==> flow/design.v <==
module aluCPU(
    input [15:0] data1,  
    input [15:0] data2,  
    input [1:0] sel,  
    output reg [15:0] result
); 
    parameter [1:0] 
        SUM = 2'b00,
        SUB = 2'b01,
        MUL = 2'b10;
    reg [31:0] mul_full;  
    always @(*) begin
        case(sel)
            SUM: begin
                result = data1 + data2;
            end
            SUB: begin
                result = data1 - data2;
            end
            MUL: begin
                mul_full = $signed(data1) * $signed(data2);  
                result = mul_full[15:0];  
            end
            default: result = 16'd0;  
        endcase 
    end 
endmodule 
module memoryCPU (
    input clock,
    input reset,  
    input regWrite,               
    input [3:0] write_reg_addr,   
    input [15:0] write_data,      
    input [3:0] read_reg_addr_1, 
    input [3:0] read_reg_addr_2, 
    output [15:0] read_data_1,    
    output [15:0] read_data_2     
);
    reg [15:0] register [0:15];  
    integer i;
    always @ (posedge clock or negedge reset) begin
        if (~reset) begin
            for (i = 0; i < 16; i = i + 1) begin
                register[i] <= 16'd0;
            end
        end
        else if (regWrite) begin   
            register[write_reg_addr] <= write_data;
        end
    end
    assign read_data_1 = register[read_reg_addr_1]; 
    assign read_data_2 = register[read_reg_addr_2];
endmodule
module lcd_controller (
    input clk,
    input reset_n,           
    input rst_n,             
    input start,            
    input [2:0] opcode,     
    input [3:0] reg_idx,    
    input signed [15:0] value, 
    output reg [7:0] lcd_data,
    output reg lcd_rs,      
    output wire lcd_rw,      
    output reg lcd_en,      
    output wire lcd_on,     
    output wire lcd_blon    
);
    assign lcd_rw = 1'b0; 
    assign lcd_on   = (state != STATE_IDLE);
    assign lcd_blon = (state != STATE_IDLE);
    localparam STATE_IDLE = 0, STATE_INIT = 1, STATE_READY = 2, 
               STATE_WRITE_LINE1 = 3, STATE_LINE2_ADDR = 4, STATE_WRITE_LINE2 = 5;
    reg [3:0] state; 
    reg [5:0] char_index; 
    reg [19:0] counter;
    reg wait_flag;
    reg [2:0] op_store;
    reg [3:0] reg_store;
    reg signed [15:0] val_store;
    reg first_boot; 
    reg [15:0] unsigned_val;
    reg is_negative;
    reg [3:0] digit_10000, digit_1000, digit_100, digit_10, digit_1;
    reg prev_reset_n;        
    reg system_active;       
    function [7:0] init_cmds(input [5:0] idx);
        case(idx)
            6'd0: init_cmds = 8'h38;
            6'd1: init_cmds = 8'h38;
            6'd2: init_cmds = 8'h0C;
            6'd3: init_cmds = 8'h01;
            6'd4: init_cmds = 8'h06;
            default: init_cmds = 8'h00;
        endcase
    endfunction
    function [39:0] get_op_string(input [2:0] op);
        case(op)
            3'b000: get_op_string = "LOAD ";
            3'b001: get_op_string = "ADD  ";
            3'b010: get_op_string = "ADDI ";
            3'b011: get_op_string = "SUB  ";
            3'b100: get_op_string = "SUBI ";
            3'b101: get_op_string = "MUL  ";
            3'b110: get_op_string = "CLEAR";
            3'b111: get_op_string = "DPL  ";
            default: get_op_string = "ERR  ";
        endcase
    endfunction
    always @(posedge clk) begin
      if (!rst_n) begin
        system_active <= 0;
        prev_reset_n <= 1;
        state <= STATE_IDLE;
        lcd_en <= 0;
      end else begin
        prev_reset_n <= reset_n;
        if (prev_reset_n == 1'b1 && reset_n == 1'b0) begin
            system_active <= ~system_active; 
        end
        if (system_active == 1'b0) begin
            state <= STATE_IDLE;
            lcd_en <= 0;
            wait_flag <= 0;
            counter <= 0;
            char_index <= 0;
            first_boot <= 1;  
        end 
        else begin
            if (state == STATE_IDLE) begin
                state <= STATE_INIT;
                char_index <= 0;
                wait_flag <= 0;
                first_boot <= 1;
            end
            else if (wait_flag) begin
                if (counter < 20'd2000) begin 
                    counter <= counter + 1;
                    if (counter == 20'd40) lcd_en <= 0; 
                end else begin
                    wait_flag <= 0;
                    counter <= 0;
                end
            end else begin
                case (state)
                    STATE_INIT: begin
                        lcd_rs <= 0;
                        lcd_data <= init_cmds(char_index);
                        lcd_en <= 1; 
                        wait_flag <= 1;
                        if (char_index < 4) 
                            char_index <= char_index + 1;
                        else begin
                            char_index <= 0;
                            op_store <= 3'b000;
                            reg_store <= 4'b0000;
                            val_store <= 16'd0;
                            unsigned_val <= 16'd0;
                            is_negative <= 0;
                            state <= STATE_WRITE_LINE1; 
                        end
                    end
                    STATE_READY: begin
                        if (start) begin
                            op_store <= opcode;
                            reg_store <= reg_idx;
                            val_store <= value;
                            if (value < 0) begin
                                is_negative <= 1;
                                unsigned_val <= -value;
                            end else begin
                                is_negative <= 0;
                                unsigned_val <= value;
                            end
                            lcd_rs <= 0;
                            lcd_data <= 8'h01; 
                            lcd_en <= 1;
                            wait_flag <= 1;
                            state <= STATE_WRITE_LINE1;
                            char_index <= 0;
                        end
                    end
                    STATE_WRITE_LINE1: begin
                        digit_10000 <= (unsigned_val / 10000) % 10;
                        digit_1000  <= (unsigned_val / 1000) % 10;
                        digit_100   <= (unsigned_val / 100) % 10;
                        digit_10    <= (unsigned_val / 10) % 10;
                        digit_1     <= (unsigned_val) % 10;
                        lcd_rs <= 1;
                        lcd_en <= 1;
                        wait_flag <= 1;
                        if (char_index < 5) begin
                            if (first_boot)
                                lcd_data <= " "; 
                            else
                                lcd_data <= get_op_string(op_store) >> (8 * (4 - char_index));
                        end 
                        else begin
                            if (op_store == 3'b110 && !first_boot) begin
                                lcd_data <= " ";
                            end else begin
                                if (char_index == 5) lcd_data <= " ";
                                else if (char_index == 6) lcd_data <= "[";
                                else if (char_index >= 7 && char_index <= 10) 
                                    lcd_data <= reg_store[10 - char_index] ? "1" : "0";
                                else if (char_index == 11) lcd_data <= "]";
                            end
                        end
                        if (char_index < 11)
                            char_index <= char_index + 1;
                        else begin
                            char_index <= 0;
                            if (op_store == 3'b110 && !first_boot) begin
                                state <= STATE_READY;
                            end else begin
                                state <= STATE_LINE2_ADDR;
                            end
                        end
                    end
                    STATE_LINE2_ADDR: begin
                        lcd_rs <= 0;
                        lcd_data <= 8'hC0;
                        lcd_en <= 1;
                        wait_flag <= 1;
                        state <= STATE_WRITE_LINE2;
                    end
                    STATE_WRITE_LINE2: begin
                        lcd_rs <= 1;
                        lcd_en <= 1;
                        wait_flag <= 1;
                        case(char_index)
                            0: lcd_data <= is_negative ? "-" : "+";
                            1: lcd_data <= 8'h30 + digit_10000;
                            2: lcd_data <= 8'h30 + digit_1000;
                            3: lcd_data <= 8'h30 + digit_100;
                            4: lcd_data <= 8'h30 + digit_10;
                            5: lcd_data <= 8'h30 + digit_1;
                        endcase
                        if (char_index < 5)
                            char_index <= char_index + 1;
                        else begin
                            first_boot <= 0;
                            state <= STATE_READY;
                        end
                    end
                endcase
            end
        end
      end
    end
endmodule
module miniCPU (
    input [17:0] switches,  
    input ligar,       
    input enviar,      
    input clk,         
    input rst_n,       
    output [7:0] LCD_DATA,
    output LCD_RS,
    output LCD_RW,
    output LCD_EN,
    output LCD_ON,
    output LCD_BLON
);
    wire [2:0] opcode = switches [17:15];
    wire [3:0] reg_dest = switches [14:11];
    wire [3:0] reg_input1 = switches[10:7];
    wire [3:0] reg_input2 = switches [6:3];
    wire signal = switches[6];
    wire [15:0] imediato_module = {10'd0, switches[5:0]};
    wire [15:0] imediato = (signal) ? (-imediato_module) : imediato_module;
    wire [15:0] mem_read_data1;
    wire [15:0] mem_read_data2;
    wire [15:0] alu_result;
    reg write_enable;
    reg [15:0] mem_write;
    reg [1:0] alu_selector;
    reg [15:0] alu_input_2;
    reg soft_reset; 
    wire memory_reset_signal = ligar & ~soft_reset;  
    parameter [2:0] LOAD = 3'b000, ADD = 3'b001, ADDI = 3'b010, SUB = 3'b011,
                    SUBI = 3'b100, MUL = 3'b101, CLEAR = 3'b110, DISPLAY = 3'b111;                   
    memoryCPU Memo (
        .clock(clk),
        .reset(memory_reset_signal),
        .regWrite(write_enable),
        .write_reg_addr(reg_dest),
        .write_data(mem_write),
        .read_reg_addr_1(reg_input1),
        .read_reg_addr_2(reg_input2),
        .read_data_1(mem_read_data1),
        .read_data_2(mem_read_data2)
    );
    aluCPU ALU (
        .data1(mem_read_data1),
        .data2(alu_input_2),
        .sel(alu_selector),
        .result(alu_result)
    );
    reg lcd_start_signal;
    reg [15:0] lcd_value_reg;
    reg [3:0] lcd_reg_idx;
    wire [3:0] current_lcd_reg_idx = (opcode == DISPLAY) ? reg_input1 : reg_dest;
    reg [15:0] current_lcd_value;
    lcd_controller LCD (
        .clk(clk),
        .reset_n(ligar),
        .rst_n(rst_n),
        .start(lcd_start_signal),
        .opcode(opcode),
        .reg_idx(lcd_reg_idx),   
        .value(lcd_value_reg),  
        .lcd_data(LCD_DATA),
        .lcd_rs(LCD_RS),
        .lcd_rw(LCD_RW),
        .lcd_en(LCD_EN),
        .lcd_on(LCD_ON),
        .lcd_blon(LCD_BLON)
    );
    always @(*) begin
        if (opcode == LOAD)
            current_lcd_value = imediato;
        else if (opcode == DISPLAY)
            current_lcd_value = mem_read_data1;
        else
            current_lcd_value = alu_result;
    end
    reg [2:0] state;
    parameter [2:0] IDLE = 3'd0, EXECUTE = 3'd1, WRITE = 3'd2, WAIT_RELEASE = 3'd3;                 
    always @(posedge clk or negedge ligar) begin 
        if (~ligar) begin
            state <= IDLE;
            write_enable <= 0;
            soft_reset <= 0;
            lcd_start_signal <= 0;
        end
        else begin
            case(state)
                IDLE: begin  
                    write_enable <= 0;
                    soft_reset <= 0;
                    lcd_start_signal <= 0;  
                    if (!enviar) begin
                        state <= EXECUTE;
                    end
                end
                EXECUTE: begin  
                    state <= WRITE;
                end
                WRITE: begin  
                    lcd_start_signal <= 1;  
                    if (opcode == CLEAR) begin
                        soft_reset <= 1;
                        write_enable <= 0;
                    end
                    else if (opcode != DISPLAY) begin
                        write_enable <= 1;
                    end
                    state <= WAIT_RELEASE;
                end
                WAIT_RELEASE: begin  
                    write_enable <= 0;  
                    soft_reset <= 0;  
                    lcd_start_signal <= 0;  
                    if (enviar) begin  
                        state <= IDLE;  
                    end
                end
            endcase
        end
    end
    always @(posedge clk) begin
        if (state == EXECUTE) begin
            case(opcode)
                ADD: begin alu_selector <= 2'b00; alu_input_2 <= mem_read_data2; end
                ADDI: begin alu_selector <= 2'b00; alu_input_2 <= imediato; end
                SUB: begin alu_selector <= 2'b01; alu_input_2 <= mem_read_data2; end
                SUBI: begin alu_selector <= 2'b01; alu_input_2 <= imediato; end
                MUL: begin alu_selector <= 2'b10; alu_input_2 <= imediato; end
                default: begin alu_selector <= 2'b00; alu_input_2 <= 16'd0; end
            endcase
        end
        if (state == WRITE) begin
            lcd_reg_idx <= current_lcd_reg_idx;
            lcd_value_reg <= current_lcd_value;
            if (opcode != CLEAR && opcode != DISPLAY) begin
                if (opcode == LOAD)
                    mem_write <= imediato;
                else
                    mem_write <= alu_result;
            end
        end
    end
endmodule
## Step by step through the tools: miniCPU

Tool output for the design above, in the order of the flow.
Line numbers count from 1 in the design file above.
Cell names lack the library's common part.
The mark - stands for no value.

- Design top: miniCPU
- Clock input: clk
- Cell library: sky130hd
- Library corner: tt_025C_1v80

## Word level

Yosys after proc, flatten, opt, wreduce and memory -nomap, before mapping. Print and check cells are not counted. Equal cells are merged and count once.
Memory sizes are those after Yosys's memory passes, which may raise the word count (mostly to a power of two), join words into wider ones and drop unused or constant bits.

- Register bits after elaboration: 404
- Bits in read-only memories: 184
- Clocked read ports x word width: 23
- Memories: 1
- Output and inout port bits: 13
- Elaborated cells: 331

- $add $sub $neg: 13
- Multipliers: 1
- Divide/modulo/power cells: 9
- Magnitude comparators: 7
- Eq/ne operators: 99
- Shift-type cells: 2
- Mux-type cells: 85
- Bitwise gates (word level): 7
- Reduce/logical cells: 62

Memory list:

| name | depth | bits a word | read ports | wr ports | line | source |
|---|---|---|---|---|---|---|
| (no name shown) | 8 | 23 | 1 | 0 | 98 | `case(op)` |

Operators by type and width:

| operator | count |
|---|---|
| remainder unit 32 x 4 -> 32 bit (second input constant) | 4 |
| case mux 16 bit (select 16 bit) | 2 |
| divider 16 x 14 -> 32 bit (second input constant) | 1 |
| divider 16 x 10 -> 32 bit (second input constant) | 1 |
| 2-to-1 mux 40 bit | 7 |
| multiplier 16 x 16 -> 16 bit | 1 |
| divider 16 x 7 -> 32 bit (second input constant) | 1 |
| divider 16 x 4 -> 32 bit (second input constant) | 1 |
| remainder unit 16 x 4 -> 32 bit (second input constant) | 1 |
| 2-to-1 mux 16 bit | 7 |
| equality test 4 bit (second input constant) | 24 |
| case mux 16 bit (select 2 bit) | 2 |
| 2-to-1 mux 8 bit | 8 |
| 2-to-1 mux 20 bit | 3 |
| equality test 4 x 3 -> 1 bit (second input constant) | 14 |
| case mux 16 bit (select 3 bit) | 1 |
| case mux 8 bit (select 6 bit) | 1 |
| case mux 6 bit (select 4 bit) | 2 |
| AND reduction 2 bit | 20 |
| right shift 40 x 32 -> 8 bit | 1 |
| case mux 8 bit (select 5 bit) | 1 |
| adder 6 x 4 -> 7 bit (first input constant) | 5 |
| equality test 4 x 2 -> 1 bit (second input constant) | 8 |
| variable part select 4 x 32 -> 1 bit | 1 |
| 2-to-1 mux 6 bit | 5 |
| 2-to-1 mux 4 bit | 7 |
| != test 2 bit (second input constant) | 11 |
| 2-to-1 mux 3 bit | 7 |

Not listed: further kinds 61, cells in them 138.

## Logic depth

Yosys ltp: most cells in a row. Word level: on the elaborated netlist, between registers, memories and ports. Mapped: between sequential cells and ports; inverters and the memories' decode and read muxes count.

- Depth in word-level cells: 11
- ABC_AREA: 0
- Gate-level depth with buffers: 45

## Synthesis result

Source: synth_stat.txt of the flow (Yosys; design flattened, memories mapped). It holds for the ABC_AREA given above (unset counts as 0); a run with the other value may have another netlist.
The area totals of this step are shown rounded.

Cells by type:

| cell | count |
|---|---|
| dfrtp_1 | 262 |
| edfxtp_1 | 134 |
| mux2_2 | 266 |
| fa_1 | 80 |
| a22oi_1 | 201 |
| ha_1 | 107 |
| nand2_1 | 306 |
| a21oi_1 | 218 |
| xnor2_1 | 124 |
| nor2_1 | 276 |
| o21ai_0 | 180 |
| clkbuf_1 | 203 |
| and2_1 | 103 |
| inv_1 | 164 |
| nand3_1 | 103 |
| dfxtp_1 | 25 |
| xor2_1 | 51 |
| nor3_1 | 85 |

Other cell types: 103; their cells: 1004.

- Standard cells after synthesis: 3,892
- Chip area (Yosys): 35,000 sq um
- Area of sequential cells: 11,000 sq um
- Flip-flop cells: 422
- Buffers: 250

By module: a second synthesis without flattening, with its own total; a netlist apart from the flattened one above.

- Cells (unflattened synthesis): 4,035
- Area total of the unflattened synthesis: 36,000 sq um

Each row is one instance without its submodules.

By module:

| module | instances | cells | area (sq um) | seq. area (sq um) |
|---|---|---|---|---|
| lcd_controller | 1 | 1,954 | 14,000 | 2,900 |
| memoryCPU | 1 | 1,204 | 14,000 | 6,400 |
| aluCPU | 1 | 670 | 5,300 | 0.0 |
| miniCPU | 1 | 207 | 2,800 | 1,800 |

## Timing after synthesis

Source: OpenSTA report_checks on the synthesized netlist (no wires, ideal clock, input and output delay 20% of the period each), path of least setup slack; recovery checks are left aside. Register names are those of the netlist, which keeps one name where synthesis merged equal registers.

- Path kind: input-to-reg
- Start point: input switches[8]
- End point: register lcd_value_reg[15]
- Period: 20.0 ns
- External input delay: 4.000 ns
- Launch time at the first pin: 4.000 ns
- Data arrival time: 10.575 ns
- Required time: 19.733 ns
- Setup slack: 9.159 ns
- Path delay: 6.842 ns
- Stages: 32
- Path buffers: 3
- Synthesis period reached: 10.841 ns

"path delay" is the arrival time less input delay plus setup time.
"stages": output pins that drive a net of the path, with the launching flip-flop's if there is one; two outputs of one cell count as two.
"synthesis period reached" = period - worst setup slack (recovery checks aside). The figure is calculated, with input and output delays left at 20% of the set period.
Between the ends stands the longest chain of elaborated cells between them, by number of cells; it is not shown to be the way that was timed. Of several equally long chains one is given.
A line is the first line of the expression or statement that the cell stems from. Yosys adds cells for indexed reads and writes and turns some case tables into memories.

- Path through: clkbuf_1 > nand2b_1 > nor3_1 > clkbuf_1 > a22oi_1 > nand4_1 > o22a_1 > clkbuf_1 > nand2_1 > fa_1 > inv_1 > fa_1 > ha_1 > inv_1 > fa_1 > fa_1 > fa_1 > inv_1 > ha_1 > inv_1 > o21bai_1 > a21oi_1 > o21bai_1 > a21oi_1 > o21bai_1 > a21o_1 > a21oi_1 > xnor2_1 > a22oi_1 > nand2_1 > o21ai_0 > o21ai_0
- Length of the longest elaborated chain: 6
- Elaborated cells on any way between the ends: 23
- Source lines of those cells: 7

Ends and longest elaborated chain, after synthesis:

| element | line | source |
|---|---|---|
| start, declared | 253 | `input [17:0] switches,` |
| equality test 4 bit | 51 | `assign read_data_1 = register[read_reg_addr_1];` |
| case mux 16 bit (select 16 bit) | 51 |  |
| multiplier 16 x 16 -> 16 bit | 21 | `mul_full = $signed(data1) * $signed(data2);` |
| case mux 16 bit (select 3 bit) | 13 | `case(sel)` |
| 2-to-1 mux 16 bit | 323 | `else if (opcode == DISPLAY)` |
| 2-to-1 mux 16 bit | 321 | `if (opcode == LOAD)` |
| end, assigned | 385 | `lcd_value_reg <= current_lcd_value;` |
| end, declared | 301 | `reg [15:0] lcd_value_reg;` |

## Worst path after layout

Path of least setup slack in the final report of record 1 (OpenROAD, finished layout, wires in). Where an end is a register, its clock arrival counts in the times.

- Path kind: reg-to-reg
- Start point: register LCD.unsigned_val[11]
- End point: register LCD.digit_1000[3]
- Period: 12.1 ns
- Launch time at the first pin: 0.57 ns
- Data arrival time: 11.16 ns
- Required time: 12.43 ns
- Setup slack: 1.27 ns
- Stages: 42
- Path buffers: 0

Between the ends stands the longest chain of elaborated cells between them, by number of cells; it is not shown to be the way that was timed. Of several equally long chains one is given.
A register here has more assigning lines than the two given.

- Path through: edfxtp_1 > nand3_1 > nor2_1 > ha_1 > inv_1 > o41a_1 > o21ai_0 > a211oi_1 > a211oi_1 > a21boi_1 > nand2_1 > inv_2 > or3_1 > a2111o_1 > o211a_1 > inv_2 > mux2i_1 > a2111o_1 > [... 6 more ...] > a211oi_1 > o21ai_1 > nand2_1 > a21oi_1 > inv_1 > ha_1 > and2_1 > o22ai_1 > inv_1 > nand2_1 > nand2b_1 > o21ai_0 > ha_1 > nor2_1 > nand3_1 > o22ai_1 > a311oi_1 > nand3_1
- Length of the longest elaborated chain: 2
- Elaborated cells on any way between the ends: 2
- Source lines of those cells: 1

Ends and longest elaborated chain, post-layout:

| element | line | source |
|---|---|---|
| start, declared | 82 | `reg [15:0] unsigned_val;` |
| start, assigned | 170 | `unsigned_val <= -value;` |
| start, assigned | 173 | `unsigned_val <= value;` |
| divider 16 x 10 -> 32 bit | 185 | `digit_1000  <= (unsigned_val / 1000) % 10;` |
| remainder unit 32 x 4 -> 32 bit | 185 |  |
| end, assigned | 185 |  |
| end, declared | 84 | `reg [3:0] digit_10000, digit_1000, digit_100, digit_10, digit_1;` |

Measured data: module miniCPU, platform sky130hd, 4 stored runs of the flow under differing settings, order arbitrary. Input and output delays are each 20% of the period that was set; the output load is 0.01 pF.
"critical setup path time" = time allowed to the worst setup path (clock period - input delay - output delay, where it has them) - its slack; a late launch clock adds to it, a late capture clock takes from it.
"overall power": no workload was simulated; the value follows from the tool's default switching activity.
The results are shown rounded.

### Record 1

==> flow/run.sh <==
#!/bin/bash
# the make line also repeats the synthesis and layout settings of config.mk as NAME=value (left out here)
make -C /OpenROAD-flow-scripts/flow DESIGN_CONFIG=/design/flow/config.mk WORK_HOME=/design/flow/orfs CLKGATE_MAP_FILE= finish
==> flow/config.mk <==
export PLATFORM = sky130hd
export DESIGN_NAME = miniCPU
export DESIGN_NICKNAME = miniCPU
export VERILOG_FILES = /design/flow/design.v
export SDC_FILE = /design/flow/constraint.sdc
export NUM_CORES = 4
export LEC_CHECK = 0
export CAP_MARGIN = 20
export CORE_MARGIN = 2
export CORE_UTILIZATION = 25
export SLEW_MARGIN = 20
==> flow/constraint.sdc <==
create_clock -name core_clock -period 12.1 [get_ports {clk}]
set_input_delay 2.4200 -clock core_clock [delete_from_list [all_inputs] [get_ports {clk}]]
set_output_delay 2.4200 -clock core_clock [all_outputs]
set_load 0.01 [all_outputs]

Results of record 1:
- Overall power: 6,600 uW
- Critical setup path time: 10.83 ns
- Critical path type: reg-to-reg
- Standard-cell area after layout: 39,000 sq um
- Post-route utilization: 28 %
- Cell area after synthesis: 35,000 sq um
- Worst slack on setup checks: 1.3 ns
- Die size: 140,000 sq um

### Record 2

==> flow/run.sh <==
#!/bin/bash
# the make line also repeats the synthesis and layout settings of config.mk as NAME=value (left out here)
make -C /OpenROAD-flow-scripts/flow DESIGN_CONFIG=/design/flow/config.mk WORK_HOME=/design/flow/orfs CLKGATE_MAP_FILE= finish
==> flow/config.mk <==
export PLATFORM = sky130hd
export DESIGN_NAME = miniCPU
export DESIGN_NICKNAME = miniCPU
export VERILOG_FILES = /design/flow/design.v
export SDC_FILE = /design/flow/constraint.sdc
export NUM_CORES = 4
export LEC_CHECK = 0
export CAP_MARGIN = 0
export CELL_PAD_IN_SITES_DETAIL_PLACEMENT = 2
export CORE_MARGIN = 2
export CORE_UTILIZATION = 53
export PLACE_DENSITY = 0.47
export SLEW_MARGIN = 25
==> flow/constraint.sdc <==
create_clock -name core_clock -period 20.0 [get_ports {clk}]
set_input_delay 4.0000 -clock core_clock [delete_from_list [all_inputs] [get_ports {clk}]]
set_output_delay 4.0000 -clock core_clock [all_outputs]
set_load 0.01 [all_outputs]

Outcome of record 2: did not finish, placement stopped with DPL-0033

### Record 3

==> flow/run.sh <==
#!/bin/bash
# the make line also repeats the synthesis and layout settings of config.mk as NAME=value (left out here)
make -C /OpenROAD-flow-scripts/flow DESIGN_CONFIG=/design/flow/config.mk WORK_HOME=/design/flow/orfs CLKGATE_MAP_FILE= finish
==> flow/config.mk <==
export PLATFORM = sky130hd
export DESIGN_NAME = miniCPU
export DESIGN_NICKNAME = miniCPU
export VERILOG_FILES = /design/flow/design.v
export SDC_FILE = /design/flow/constraint.sdc
export NUM_CORES = 4
export LEC_CHECK = 0
export ABC_AREA = 1
export CAP_MARGIN = 35
export CELL_PAD_IN_SITES_DETAIL_PLACEMENT = 2
export CELL_PAD_IN_SITES_GLOBAL_PLACEMENT = 1
export CORE_MARGIN = 2
export CORE_UTILIZATION = 71
export CTS_CLUSTER_DIAMETER = 185
export GPL_ROUTABILITY_DRIVEN = 0
export MIN_ROUTING_LAYER = met2
export PLACE_DENSITY = 0.47
export SETUP_SLACK_MARGIN = 0.58
export SLEW_MARGIN = 25
export TNS_END_PERCENT = 5
==> flow/constraint.sdc <==
create_clock -name core_clock -period 20.0 [get_ports {clk}]
set_input_delay 4.0000 -clock core_clock [delete_from_list [all_inputs] [get_ports {clk}]]
set_output_delay 4.0000 -clock core_clock [all_outputs]
set_load 0.01 [all_outputs]

Outcome of record 3: did not finish, placement stopped with GPL-0301

### Record 4

==> flow/run.sh <==
#!/bin/bash
# the make line also repeats the synthesis and layout settings of config.mk as NAME=value (left out here)
make -C /OpenROAD-flow-scripts/flow DESIGN_CONFIG=/design/flow/config.mk WORK_HOME=/design/flow/orfs CLKGATE_MAP_FILE= finish
==> flow/config.mk <==
export PLATFORM = sky130hd
export DESIGN_NAME = miniCPU
export DESIGN_NICKNAME = miniCPU
export VERILOG_FILES = /design/flow/design.v
export SDC_FILE = /design/flow/constraint.sdc
export NUM_CORES = 4
export LEC_CHECK = 0
export CAP_MARGIN = 20
export CORE_MARGIN = 2
export CORE_UTILIZATION = 40
export SETUP_SLACK_MARGIN = 0.84
export SLEW_MARGIN = 20
==> flow/constraint.sdc <==
create_clock -name core_clock -period 12.1 [get_ports {clk}]
set_input_delay 2.4200 -clock core_clock [delete_from_list [all_inputs] [get_ports {clk}]]
set_output_delay 2.4200 -clock core_clock [all_outputs]
set_load 0.01 [all_outputs]

Results of record 4:
- Overall power: 6,600 uW
- Critical setup path time: 8.13 ns
- Critical path type: input-to-reg
- Standard-cell area after layout: 38,000 sq um
- Post-route utilization: 44 %
- Cell area after synthesis: 35,000 sq um
- Worst slack on setup checks: 1.5 ns
- Die size: 90,000 sq um
